==> flow/design.v <==
`timescale 1ns / 1ps
module Rx (
    input  logic        clk_fpga,   
    input  logic        reset,      
    input  logic        RxD,       
    output logic [7:0]  RxData,
    output logic        data_valid      
);
    parameter int clk_freq    = 100_000_000;
    parameter int baud_rate   = 115200;
    parameter int div_sample  = 4;    
    parameter int div_counter = clk_freq / (baud_rate * div_sample);
    parameter int mid_sample  = div_sample / 2;
    parameter int div_bit     = 10;   
    typedef enum logic {IDLE=0, RECEIVING=1} state_t;
    state_t state, nextstate;
    logic [3:0]  bit_counter;         
    logic [1:0]  sample_counter;      
    logic [13:0] baudrate_counter;    
    logic [9:0]  rxshift_reg;         
    logic shift;
    logic clear_bitcounter, inc_bitcounter;
    logic clear_samplecounter, inc_samplecounter;
    assign RxData = rxshift_reg[8:1];    
    always_ff @(posedge clk_fpga or posedge reset) begin
        if (reset) begin
            state            <= IDLE;
            bit_counter      <= '0;
            sample_counter   <= '0;
            baudrate_counter <= '0;
            rxshift_reg      <= '0;
            data_valid       <= 1'b0;
        end else begin
            data_valid <= 1'b0;     
            baudrate_counter <= baudrate_counter + 1;
            if (baudrate_counter >= div_counter - 1) begin
                baudrate_counter <= 0;
                state <= nextstate;
                if (shift)
                    rxshift_reg <= {RxD, rxshift_reg[9:1]};
                if (clear_samplecounter)
                    sample_counter <= 0;
                else if (inc_samplecounter)
                    sample_counter <= sample_counter + 1;
                if (clear_bitcounter)
                    bit_counter <= 0;
                else if (inc_bitcounter)
                    bit_counter <= bit_counter + 1;
                if (state == RECEIVING &&
                    bit_counter == div_bit - 1 &&
                    sample_counter == div_sample - 1) begin
                    data_valid <= 1'b1;
                end
            end
        end
    end
    always_comb begin
        shift               = 1'b0;
        clear_samplecounter = 1'b0;
        inc_samplecounter   = 1'b0;
        clear_bitcounter    = 1'b0;
        inc_bitcounter      = 1'b0;
        nextstate           = state;
        case (state)
            IDLE: begin
                if (!RxD) begin
                    nextstate           = RECEIVING;
                    clear_bitcounter    = 1'b1;
                    clear_samplecounter = 1'b1;
                end
            end
            RECEIVING: begin
                nextstate = RECEIVING;
                if (sample_counter == mid_sample - 1)
                    shift = 1'b1;
                if (sample_counter == div_sample - 1) begin
                    inc_bitcounter     = 1'b1;
                    clear_samplecounter= 1'b1;
                    if (bit_counter == div_bit - 1)
                        nextstate = IDLE;
                end else begin
                    inc_samplecounter = 1'b1;
                end
            end
            default: nextstate = IDLE;
        endcase
    end
endmodule
module Tx #(
    parameter integer CLOCK_FREQ = 100_000_000,
    parameter integer BAUD_RATE  = 115200
) (
    input  logic        clk,
    input  logic        reset,
    input  logic        ready,       
    input  logic [7:0]  tx_data,
    output logic        TxD,
    output logic        tdre         
);
    localparam integer CYCLES_PER_BIT = (CLOCK_FREQ + BAUD_RATE - 1) / BAUD_RATE;  
    localparam integer BAUD_MAX       = (CYCLES_PER_BIT > 0) ? (CYCLES_PER_BIT - 1) : 0;
    localparam integer BAUD_CNT_WIDTH = $clog2(BAUD_MAX + 1);
    typedef enum logic [1:0] {
        S_MARK,    
        S_START,   
        S_DATA,    
        S_STOP     
    } state_t;
    state_t state, next_state;
    logic [7:0] txbuff;
    logic [2:0] bit_count;
    logic [BAUD_CNT_WIDTH-1:0] baud_count;
    logic ready_sync;
    always_ff @(posedge clk or posedge reset) begin
        if (reset)
            ready_sync <= 1'b0;
        else
            ready_sync <= ready;
    end
    always_ff @(posedge clk or posedge reset) begin
        if (reset)
            state <= S_MARK;
        else
            state <= next_state;
    end
    always_comb begin
        next_state = state;
        case (state)
            S_MARK: begin
                if (ready_sync && tdre)
                    next_state = S_START;
            end
            S_START: begin
                if (baud_count == BAUD_MAX)
                    next_state = S_DATA;
            end
            S_DATA: begin
                if ((baud_count == BAUD_MAX) && (bit_count == 3'd7))
                    next_state = S_STOP;
            end
            S_STOP: begin
                if (baud_count == BAUD_MAX)
                    next_state = S_MARK;
            end
            default: next_state = S_MARK;
        endcase
    end
    always_ff @(posedge clk or posedge reset) begin
        if (reset) begin
            TxD        <= 1'b1;
            tdre       <= 1'b1;
            baud_count <= '0;
            bit_count  <= '0;
            txbuff     <= '0;
        end else begin
            case (state)
                S_MARK: begin
                    TxD        <= 1'b1;
                    baud_count <= '0;
                    bit_count  <= '0;
                    if (ready_sync && tdre) begin
                        txbuff <= tx_data;   
                        tdre   <= 1'b0;      
                    end else begin
                        tdre   <= 1'b1;      
                    end
                end
                S_START: begin
                    TxD <= 1'b0;  
                    if (baud_count == BAUD_MAX) begin
                        baud_count <= '0;
                    end else begin
                        baud_count <= baud_count + 1;
                    end
                end
                S_DATA: begin
                    TxD <= txbuff[0];  
                    if (baud_count == BAUD_MAX) begin
                        baud_count <= '0;
                        txbuff    <= {1'b0, txbuff[7:1]};
                        bit_count <= bit_count + 1;
                    end else begin
                        baud_count <= baud_count + 1;
                    end
                end
                S_STOP: begin
                    TxD <= 1'b1;  
                    if (baud_count == BAUD_MAX) begin
                        baud_count <= '0;
                        tdre       <= 1'b1;  
                    end else begin
                        baud_count <= baud_count + 1;
                    end
                end
                default: begin
                    TxD        <= 1'b1;
                    tdre       <= 1'b1;
                    baud_count <= '0;
                    bit_count  <= '0;
                end
            endcase
        end
    end
endmodule
`timescale 1ns / 1ps
module command_parser (
    input  logic clk,
    input  logic reset,
    input  logic [7:0] rx_byte,
    input  logic       rx_valid,
    input  logic       cmd_ack,
    output logic       cmd_ready,
    output logic       seq_sel,    
    output logic [7:0] n_value
);
    typedef enum logic [2:0] {
        S_WAIT_LETTER,
        S_WAIT_COMMA,
        S_WAIT_NUM1,
        S_WAIT_LF,
        S_DONE
    } pstate_t;
    pstate_t state;
    logic [7:0] tens;
    logic       got_two_digits;
    assign cmd_ready = (state == S_DONE);
    always_ff @(posedge clk or posedge reset) begin
        if (reset) begin
            state          <= S_WAIT_LETTER;
            seq_sel        <= 1'b0;
            n_value        <= 8'd0;
            tens           <= 8'd0;
            got_two_digits <= 1'b0;
        end else begin
            if (cmd_ack && state == S_DONE) begin
                state <= S_WAIT_LETTER;
            end else if (rx_valid) begin
                unique case (state)
                    S_WAIT_LETTER: begin
                        if (rx_byte == "P") begin
                            seq_sel <= 1'b0;
                            state   <= S_WAIT_COMMA;
                        end else if (rx_byte == "M") begin
                            seq_sel <= 1'b1;
                            state   <= S_WAIT_COMMA;
                        end else begin
                            state <= S_WAIT_LETTER;  
                        end
                    end
                    S_WAIT_COMMA: begin
                        if (rx_byte == ",")
                            state <= S_WAIT_NUM1;
                        else
                            state <= S_WAIT_LETTER;  
                    end
                    S_WAIT_NUM1: begin
                        if (rx_byte >= "0" && rx_byte <= "9") begin
                            tens           <= rx_byte - "0";
                            got_two_digits <= 1'b0;
                            state          <= S_WAIT_LF;
                        end else begin
                            state <= S_WAIT_LETTER;
                        end
                    end
                    S_WAIT_LF: begin
                        if (rx_byte >= "0" && rx_byte <= "9") begin
                            n_value        <= (tens * 10) + (rx_byte - "0");
                            got_two_digits <= 1'b1;
                        end else if (rx_byte == "\n" || rx_byte == 8'h0D) begin
                            if (!got_two_digits)
                                n_value <= tens;
                            state <= S_DONE;
                        end
                    end
                    S_DONE: begin
                        state <= S_DONE;
                    end
                    default: state <= S_WAIT_LETTER;
                endcase
            end
        end
    end
endmodule
`timescale 1ns / 1ps
module padovan_unit (
    input  logic        clk,
    input  logic        reset,
    input  logic        start,
    input  logic [7:0]  n,
    output logic [31:0] result,
    output logic        done
);
    typedef enum logic [1:0] {IDLE, INIT, LOOP, FINISH} state_t;
    state_t state;
    logic [31:0] p0, p1, p2;
    logic [7:0]  i;
    always_ff @(posedge clk or posedge reset) begin
        if (reset) begin
            state  <= IDLE;
            result <= 32'd0;
            done   <= 1'b0;
        end else begin
            done <= 1'b0;
            case (state)
                IDLE: begin
                    if (start)
                        state <= INIT;
                end
                INIT: begin
                    p0 <= 32'd1;
                    p1 <= 32'd1;
                    p2 <= 32'd1;
                    i  <= 8'd3;
                    if (n == 0 || n == 1 || n == 2) begin
                        result <= 32'd1;
                        state  <= FINISH;
                    end else begin
                        state <= LOOP;
                    end
                end
                LOOP: begin
                    if (i <= n) begin
                        logic [31:0] new_p;
                        new_p = p0 + p1;
                        p0 <= p1;
                        p1 <= p2;
                        p2 <= new_p;
                        i  <= i + 1;
                        if (i == n) begin
                            result <= new_p;
                            state  <= FINISH;
                        end
                    end
                end
                FINISH: begin
                    done  <= 1'b1;
                    state <= IDLE;
                end
            endcase
        end
    end
endmodule
`timescale 1ns / 1ps
module moser_unit (
    input  logic        clk,
    input  logic        reset,
    input  logic        start,
    input  logic [7:0]  n,
    output logic [31:0] result,
    output logic        done
);
    typedef enum logic [1:0] {IDLE, RUN, FINISH} state_t;
    state_t state;
    logic [7:0]  n_work;
    logic [31:0] acc;
    logic [2:0]  pos;
    always_ff @(posedge clk or posedge reset) begin
        if (reset) begin
            state  <= IDLE;
            result <= 32'd0;
            done   <= 1'b0;
        end else begin
            done <= 1'b0;
            case (state)
                IDLE: begin
                    if (start) begin
                        if (n == 0) begin
                            result <= 32'd0;
                            state  <= FINISH;
                        end else begin
                            n_work <= n;
                            acc    <= 32'd0;
                            pos    <= 3'd0;
                            state  <= RUN;
                        end
                    end
                end
                RUN: begin
                    if (n_work != 0) begin
                        acc    <= acc | ({31'd0, n_work[0]} << {pos, 1'b0});
                        pos    <= pos + 3'd1;
                        n_work <= n_work >> 1;
                    end else begin
                        result <= acc;
                        state  <= FINISH;
                    end
                end
                FINISH: begin
                    done  <= 1'b1;
                    state <= IDLE;
                end
            endcase
        end
    end
endmodule
`timescale 1ns / 1ps
module top_cmd_uart #(
    parameter integer CLOCK_FREQ = 100_000_000,
    parameter integer BAUD_RATE  = 115200
)(
    input  logic       clk,
    input  logic       reset,
    input  logic       RxD,
    output logic       TxD,
    output logic [7:0] led
);
    logic [7:0] rx_byte;
    logic       rx_valid;
    Rx #(
        .clk_freq  (CLOCK_FREQ),
        .baud_rate (BAUD_RATE)
    ) u_rx (
        .clk_fpga   (clk),
        .reset      (reset),
        .RxD        (RxD),
        .RxData     (rx_byte),
        .data_valid (rx_valid)
    );
    logic [7:0] tx_data;
    logic       tx_start;
    logic       tx_free;
    Tx #(
        .CLOCK_FREQ (CLOCK_FREQ),
        .BAUD_RATE  (BAUD_RATE)
    ) u_tx (
        .clk    (clk),
        .reset  (reset),
        .ready  (tx_start),
        .tx_data(tx_data),
        .TxD    (TxD),
        .tdre   (tx_free)
    );
    logic       cmd_ready;
    logic       seq_sel;      
    logic [7:0] n_value;
    logic       cmd_ack;
    command_parser u_parser (
        .clk      (clk),
        .reset    (reset),
        .rx_byte  (rx_byte),
        .rx_valid (rx_valid),
        .cmd_ack  (cmd_ack),
        .cmd_ready(cmd_ready),
        .seq_sel  (seq_sel),
        .n_value  (n_value)
    );
    logic        pad_start, pad_done;
    logic [31:0] pad_res;
    padovan_unit u_pad (
        .clk    (clk),
        .reset  (reset),
        .start  (pad_start),
        .n      (n_value),
        .result (pad_res),
        .done   (pad_done)
    );
    logic        mos_start, mos_done;
    logic [31:0] mos_res;
    moser_unit u_mos (
        .clk    (clk),
        .reset  (reset),
        .start  (mos_start),
        .n      (n_value),
        .result (mos_res),
        .done   (mos_done)
    );
    typedef enum logic [2:0] {
        S_WAIT_CMD,
        S_START_CALC,
        S_WAIT_CALC,
        S_SEND_B0,
        S_SEND_B1,
        S_SEND_B2,
        S_SEND_B3
    } main_state_t;
    main_state_t state;
    logic [31:0] result_reg;
    logic        tx_wait;    
    assign cmd_ack = (state == S_START_CALC);
    assign pad_start = (state == S_START_CALC) && (cmd_ready) && (seq_sel == 1'b0);
    assign mos_start = (state == S_START_CALC) && (cmd_ready) && (seq_sel == 1'b1);
    assign led = rx_byte;
    always_ff @(posedge clk or posedge reset) begin
        if (reset) begin
            state    <= S_WAIT_CMD;
            tx_data  <= 8'd0;
            tx_start <= 1'b0;
            result_reg <= 32'd0;
            tx_wait  <= 1'b0;
        end else begin
            tx_start <= 1'b0;  
            if (tx_wait && !tx_free)
                tx_wait <= 1'b0;
            case (state)
                S_WAIT_CMD: begin
                    if (cmd_ready) begin
                        state <= S_START_CALC;
                    end
                end
                S_START_CALC: begin
                    state <= S_WAIT_CALC;
                end
                S_WAIT_CALC: begin
                    if (!seq_sel && pad_done) begin
                        result_reg <= pad_res;
                        state      <= S_SEND_B0;
                    end else if (seq_sel && mos_done) begin
                        result_reg <= mos_res;
                        state      <= S_SEND_B0;
                    end
                end
                S_SEND_B0: begin
                    if (tx_free && !tx_wait) begin
                        tx_data  <= result_reg[31:24];
                        tx_start <= 1'b1;
                        tx_wait  <= 1'b1;
                        state    <= S_SEND_B1;
                    end
                end
                S_SEND_B1: begin
                    if (tx_free && !tx_wait) begin
                        tx_data  <= result_reg[23:16];
                        tx_start <= 1'b1;
                        tx_wait  <= 1'b1;
                        state    <= S_SEND_B2;
                    end
                end
                S_SEND_B2: begin
                    if (tx_free && !tx_wait) begin
                        tx_data  <= result_reg[15:8];
                        tx_start <= 1'b1;
                        tx_wait  <= 1'b1;
                        state    <= S_SEND_B3;
                    end
                end
                S_SEND_B3: begin
                    if (tx_free && !tx_wait) begin
                        tx_data  <= result_reg[7:0];
                        tx_start <= 1'b1;
                        tx_wait  <= 1'b1;
                        state    <= S_WAIT_CMD;  
                    end
                end
                default: state <= S_WAIT_CMD;
            endcase
        end
    end
endmodule
# Reports on top_cmd_uart
# Module top_cmd_uart before and after one edit of its RTL, step after step.
# Lines under "orig" count in the file above, lines under "edited" in the edited file.
# "delta" is "edited" less "orig", of the values as shown.
# Library cell names are shortened.
# A cell with -- has no value.
[setup]
design = "top_cmd_uart"
clock_port = "clk"
cell_library = "sky130hd"
lib_corner = "tt_025C_1v80"

# The edit
# Unified diff, file above to edited file.
# This change comes from a script, not from a designer. No optimisation was intended, and the edited design may behave differently.
# begin of diff
@@ -112,10 +112,5 @@
     logic [BAUD_CNT_WIDTH-1:0] baud_count;
     logic ready_sync;
-    always_ff @(posedge clk or posedge reset) begin
-        if (reset)
-            ready_sync <= 1'b0;
-        else
-            ready_sync <= ready;
-    end
+    always_comb ready_sync = ready;
     always_ff @(posedge clk or posedge reset) begin
         if (reset)
# end of diff

# Word-level counts
# Yosys after proc, flatten, opt, wreduce and memory -nomap, before mapping. Memory bits, and registers merged into a memory's read port (data or address), are not among the register bits. Print and check cells are not counted.
[word_totals]
columns = ["item", "orig", "edited", "delta"]
rows = [
  ["regBits", 341, 340, -1],
  ["in_bits", 3, 3, 0],
  ["output_inout_bits", 9, 9, 0],
  ["elab_cells", 288, 287, -1],
]
[op_classes]
columns = ["item", "orig", "edited", "delta"]
rows = [
  ["add_sub_neg", 11, 11, 0],
  ["mul", 1, 1, 0],
  ["compare", 4, 4, 0],
  ["equal", 56, 56, 0],
  ["n_shift", 1, 1, 0],
  ["mux", 111, 111, 0],
  ["logic", 5, 5, 0],
  ["reduce_logical", 63, 63, 0],
]
[op_table]
columns = ["operator", "orig", "edited", "delta"]
rows = [
  ["two-way mux 1 bit", 23, 23, 0],
  ["two-way mux 3 bit", 16, 16, 0],
  ["two-way mux 2 bit", 14, 14, 0],
  ["two-way mux 32 bit", 14, 14, 0],
  ["two-way mux 8 bit", 13, 13, 0],
  ["inequality test 2 x 1 -> 1 bit with constant B", 13, 13, 0],
  ["logical AND 1 bit", 12, 12, 0],
  ["nonzero test 2 bit", 11, 11, 0],
  ["inequality test 2 bit with constant B", 9, 9, 0],
  ["case mux 1 bit (select 2 bit)", 8, 8, 0],
  ["== test 2 bit with constant B", 6, 6, 0],
  ["case mux 32 bit (select 2 bit)", 6, 6, 0],
  ["AND reduction 2 bit", 6, 6, 0],
  ["AND reduction 4 bit", 6, 6, 0],
  ["== test 3 bit with constant B", 5, 5, 0],
  ["== test 2 x 1 -> 1 bit with constant B", 4, 4, 0],
  ["== test 3 x 2 -> 1 bit with constant B", 4, 4, 0],
  ["inverter 1 bit", 4, 4, 0],
  ["AND reduction 3 bit", 4, 4, 0],
  ["AND reduction 5 bit", 4, 4, 0],
  ["zero test 1 bit", 3, 3, 0],
  ["zero test 2 bit", 3, 3, 0],
  ["logical OR 1 bit", 3, 3, 0],
  ["case mux 8 bit (select 2 bit)", 3, 3, 0],
  ["adder 3 x 1 -> 3 bit with constant B", 2, 2, 0],
  ["== test 3 x 1 -> 1 bit with constant B", 2, 2, 0],
  ["== test 8 x 4 -> 1 bit with constant B", 2, 2, 0],
  ["== test 8 x 7 -> 1 bit with constant B", 2, 2, 0],
]
# Not every row of either side is listed.

# Logic depth
# Yosys ltp: most cells in a row. Word level: on the elaborated netlist, between registers, memories and ports. Mapped: between sequential cells and ports; inverters and the memories' decode and read muxes count.
[logic_depth]
columns = ["item", "orig", "edited", "delta"]
rows = [
  ["ltp_word", 7, 7, 0],
  ["abc_area", "0", "0", "--"],
  ["ltp_mapped", 12, 12, 0],
  ["ltp_nobuf", 12, 12, 0],
]

# Netlist
# Yosys stat after the flow's synthesis: flattened, memories mapped to cells. It holds for the ABC_AREA given above (unset counts as 0); a run with the other value may have another netlist.
[types]
columns = ["cell", "orig", "edited", "delta"]
rows = [
  ["dfrtp_1", 173, 172, -1],
  ["clkbuf_1", 52, 53, 1],
  ["buf_1", 3, 2, -1],
  ["nor2_1", 125, 125, 0],
  ["edfxtp_1", 123, 123, 0],
  ["nand2_1", 118, 118, 0],
  ["and2_1", 89, 89, 0],
  ["o21ai_0", 84, 84, 0],
  ["ha_1", 73, 73, 0],
  ["inv_1", 63, 63, 0],
  ["a21oi_1", 62, 62, 0],
  ["a22o_1", 44, 44, 0],
  ["xnor2_1", 40, 40, 0],
  ["nand3_1", 37, 37, 0],
  ["a31oi_1", 22, 22, 0],
  ["mux2_2", 22, 22, 0],
  ["xor2_1", 20, 20, 0],
  ["nand2b_1", 15, 15, 0],
]
# Not every row of either side is listed.
[mapped]
columns = ["item", "orig", "edited", "delta"]
rows = [
  ["stdcells", 1348, 1347, -1],
  ["area_um2", 14692.8, 14667.8, -25.0],
  ["seqArea_um2", 8206.6, 8181.6, -25.0],
  ["flip_flops", 303, 302, -1],
  ["n_buf", 66, 66, 0],
]
# By module: a second synthesis without flattening, with its own total; a netlist apart from the flattened one above.
[hier_totals]
columns = ["item", "orig", "edited", "delta"]
rows = [
  ["cells_unflattened", 1357, 1363, 6],
  ["hier_area_um2", 15778.9, 15780.1, 1.2],
]
# Rows give one instance, submodules left out.
[by_module_orig]
columns = ["module", "n_inst", "n_cells", "area_um2", "seq_area_um2"]
rows = [
  ["padovan_unit", 1, 635, 7265.7, 4050.1],
  ["top_cmd_uart", 1, 197, 2542.4, 1227.4],
  ["command_parser", 1, 164, 1631.6, 576.8],
  ["moser_unit", 1, 126, 1525.2, 872.1],
  ["Rx", 1, 119, 1451.4, 775.7],
  ["Tx", 1, 116, 1362.6, 704.4],
]
[by_module_edited]
columns = ["module", "n_inst", "n_cells", "area_um2", "seq_area_um2"]
rows = [
  ["padovan_unit", 1, 635, 7265.7, 4050.1],
  ["top_cmd_uart", 1, 197, 2542.4, 1227.4],
  ["command_parser", 1, 164, 1631.6, 576.8],
  ["moser_unit", 1, 126, 1525.2, 872.1],
  ["Rx", 1, 119, 1451.4, 775.7],
  ["Tx", 1, 122, 1363.8, 679.4],
]

# Timing after synthesis
# Source: OpenSTA report_checks on the synthesized netlist (no wires, ideal clock, input and output delay 20% of the period each), path of least setup slack; recovery checks are left aside. Register names are those of the netlist, which keeps one name where synthesis merged equal registers.
[synth_timing]
columns = ["item", "orig", "edited", "delta"]
rows = [
  ["path_type", "input to register", "input to register", "--"],
  ["start", "input port reset", "input port reset", "--"],
  ["end", "register u_pad.i[0]", "register u_pad.i[0]", "--"],
  ["tclk_ns", 10.0, 10.0, 0.0],
  ["input_delay_ns", 2.000, 2.000, 0.000],
  ["setup_ns", 0.753, 0.753, 0.000],
  ["t_first_pin_ns", 2.000, 2.000, 0.000],
  ["t_arrival_ns", 9.858, 9.858, 0.000],
  ["t_required_ns", 9.247, 9.247, 0.000],
  ["slack_ns", -0.611, -0.611, 0.000],
  ["delay_ns", 8.611, 8.611, 0.000],
  ["path_stages", 1, 1, 0],
  ["path_buffers", 0, 0, 0],
  ["synth_period_reached_ns", 10.611, 10.611, 0.000],
]
# "delay_ns" = arrival - input delay + setup time.
# "path_stages" counts driving pins, that of a launching flip-flop among them; a cell with two outputs on the path counts twice.
# "synth_period_reached_ns" is the clock period less the worst setup slack; recovery checks do not enter. This is arithmetic on one report: input and output delays are still those of the set period (20% each).
# Between the ends stands the longest chain of elaborated cells between them, by number of cells; it is not shown to be the way that was timed. Of several equally long chains one is given.
# A line is the first line of the expression or statement that the cell stems from. Yosys adds cells for indexed reads and writes and turns some case tables into memories.
[synth_via_orig]
cell_sequence = "a311oi_1"
elab_chain_cells = 2
cells_between = 2
cone_lines = 0
classes_between = "1 x logic; 1 x reduce/logical"
[synth_lines_orig]
columns = ["item", "line", "rtl"]
rows = [
  ["start, declared", 402, "input  logic       reset,"],
  ["inverter 1 bit", "--", ""],
  ["AND reduction 3 bit", "--", ""],
  ["end, assigned", 313, "i  <= 8'd3;"],
  ["end, assigned", 328, "i  <= i + 1;"],
  ["end, declared", 296, "logic [7:0]  i;"],
]
[synth_via_edited]
cell_sequence = "a311oi_1"
elab_chain_cells = 2
cells_between = 2
cone_lines = 0
classes_between = "1 x logic; 1 x reduce/logical"
[synth_lines_edited]
columns = ["item", "line", "rtl"]
rows = [
  ["start, declared", 397, "input  logic       reset,"],
  ["inverter 1 bit", "--", ""],
  ["AND reduction 3 bit", "--", ""],
  ["end, assigned", 308, "i  <= 8'd3;"],
  ["end, assigned", 323, "i  <= i + 1;"],
  ["end, declared", 291, "logic [7:0]  i;"],
]

# Path in the finished layout
# Path of least setup slack in the final report of each run of pair 1 (OpenROAD, finished layout, wires in). Where an end is a register, its clock arrival counts in the times.
[layout_timing]
columns = ["item", "orig", "edited", "delta"]
rows = [
  ["path_type", "register to register", "register to register", "--"],
  ["start", "register u_pad.p1[8]", "register u_pad.p1[9]", "--"],
  ["end", "register u_pad.p2[27]", "register u_pad.p2[27]", "--"],
  ["tclk_ns", 4.05, 4.05, 0.00],
  ["setup_ns", 0.28, 0.26, -0.02],
  ["t_first_pin_ns", 0.52, 0.54, 0.02],
  ["t_arrival_ns", 3.24, 3.29, 0.05],
  ["t_required_ns", 4.30, 4.33, 0.03],
  ["slack_ns", 1.06, 1.03, -0.03],
  ["path_stages", 9, 9, 0],
  ["path_buffers", 0, 0, 0],
]
# Between the ends stands the longest chain of elaborated cells between them, by number of cells; it is not shown to be the way that was timed. Of several equally long chains one is given.
[layout_via_orig]
cell_sequence = "edfxtp_1 > ha_1 > nand3_1 > nor3_1 > o21ai_0 > a2111oi_0 > o21ai_0 > xor2_1 > nor2_1"
elab_chain_cells = 3
cells_between = 3
cone_lines = 3
classes_between = "1 x add/sub; 2 x mux"
[layout_lines_orig]
columns = ["item", "line", "rtl"]
rows = [
  ["start, declared", 295, "logic [31:0] p0, p1, p2;"],
  ["start, assigned", 311, "p1 <= 32'd1;"],
  ["start, assigned", 326, "p1 <= p2;"],
  ["adder 32 bit", 324, "new_p = p0 + p1;"],
  ["two-way mux 32 bit", 322, "if (i <= n) begin"],
  ["case mux 32 bit (select 2 bit)", 304, "case (state)"],
  ["end, assigned", 312, "p2 <= 32'd1;"],
  ["end, assigned", 327, "p2 <= new_p;"],
  ["end, declared", 295, ""],
]
[layout_via_edited]
cell_sequence = "edfxtp_1 > ha_1 > nand3_1 > nor3_1 > o21ai_0 > a2111oi_0 > o21ai_0 > xor2_1 > nor2_1"
elab_chain_cells = 3
cells_between = 3
cone_lines = 3
classes_between = "1 x add/sub; 2 x mux"
[layout_lines_edited]
columns = ["item", "line", "rtl"]
rows = [
  ["start, declared", 290, "logic [31:0] p0, p1, p2;"],
  ["start, assigned", 306, "p1 <= 32'd1;"],
  ["start, assigned", 321, "p1 <= p2;"],
  ["adder 32 bit", 319, "new_p = p0 + p1;"],
  ["two-way mux 32 bit", 317, "if (i <= n) begin"],
  ["case mux 32 bit (select 2 bit)", 299, "case (state)"],
  ["end, assigned", 307, "p2 <= 32'd1;"],
  ["end, assigned", 322, "p2 <= new_p;"],
  ["end, declared", 290, ""],
]

# Measured runs
# Both versions went through the flow (Yosys, OpenROAD) with the same settings in each pair. Constraints: input delay and output delay 20% of the set period each, output load 0.01 pF.
[flow_settings_pair_1]
CORE_UTILIZATION = 40
period_ns = 4.05
CAP_MARGIN = 20
CORE_MARGIN = 2
SLEW_MARGIN = 20
[results_pair_1]
columns = ["item", "orig", "edited", "delta"]
rows = [
  ["synthesis_area_um2", 14692.8, 14667.8, -25.0],
  ["final_die_area_um2", 38280.9, 38216.3, -64.6],
  ["finalCellArea_um2", 16473.3, 16460.8, -12.5],
  ["layout_utilization_pct", 45.3, 45.3, 0.0],
  ["timing.setup.ws_ns", 1.055, 1.033, -0.022],
  ["setupTns_ns", 0.000, 0.000, 0.000],
  ["holdWs_ns", 0.347, 0.386, 0.039],
  ["fin_power_uw", 7104, 7170, 66],
  ["clock_period_reached_ns", 2.995, 3.017, 0.022],
]
[flow_settings_pair_2]
CAP_MARGIN = 30
CELL_PAD_IN_SITES_GLOBAL_PLACEMENT = 1
CORE_ASPECT_RATIO = 0.99
CORE_UTILIZATION = 27
CTS_CLUSTER_DIAMETER = 263
GPL_TIMING_DRIVEN = 0
MAX_ROUTING_LAYER = "met4"
MIN_ROUTING_LAYER = "met1"
PLACE_DENSITY_LB_ADDON = 0.14
SETUP_SLACK_MARGIN = 0.96
period_ns = 7.05
CORE_MARGIN = 2
SLEW_MARGIN = 20
[results_pair_2]
columns = ["item", "orig", "edited", "delta"]
rows = [
  ["synthesis_area_um2", 14692.8, 14667.8, -25.0],
  ["final_die_area_um2", 56299.2, 56205.6, -93.6],
  ["finalCellArea_um2", 17265.3, 17320.4, 55.1],
  ["layout_utilization_pct", 31.9, 32.4, 0.5],
  ["timing.setup.ws_ns", 3.297, 3.532, 0.235],
  ["setupTns_ns", 0.000, 0.000, 0.000],
  ["holdWs_ns", 0.351, 0.374, 0.023],
  ["fin_power_uw", 4275, 4393, 118],
  ["clock_period_reached_ns", 3.753, 3.518, -0.235],
]
# "clock_period_reached_ns" = clock period - worst setup slack. The figure is calculated, with input and output delays left at 20% of the set period.
# By "fin_power_uw" is meant OpenSTA's value without simulated activity: inputs other than the clock are taken to toggle once in ten clock periods, and the tool carries that through the logic.
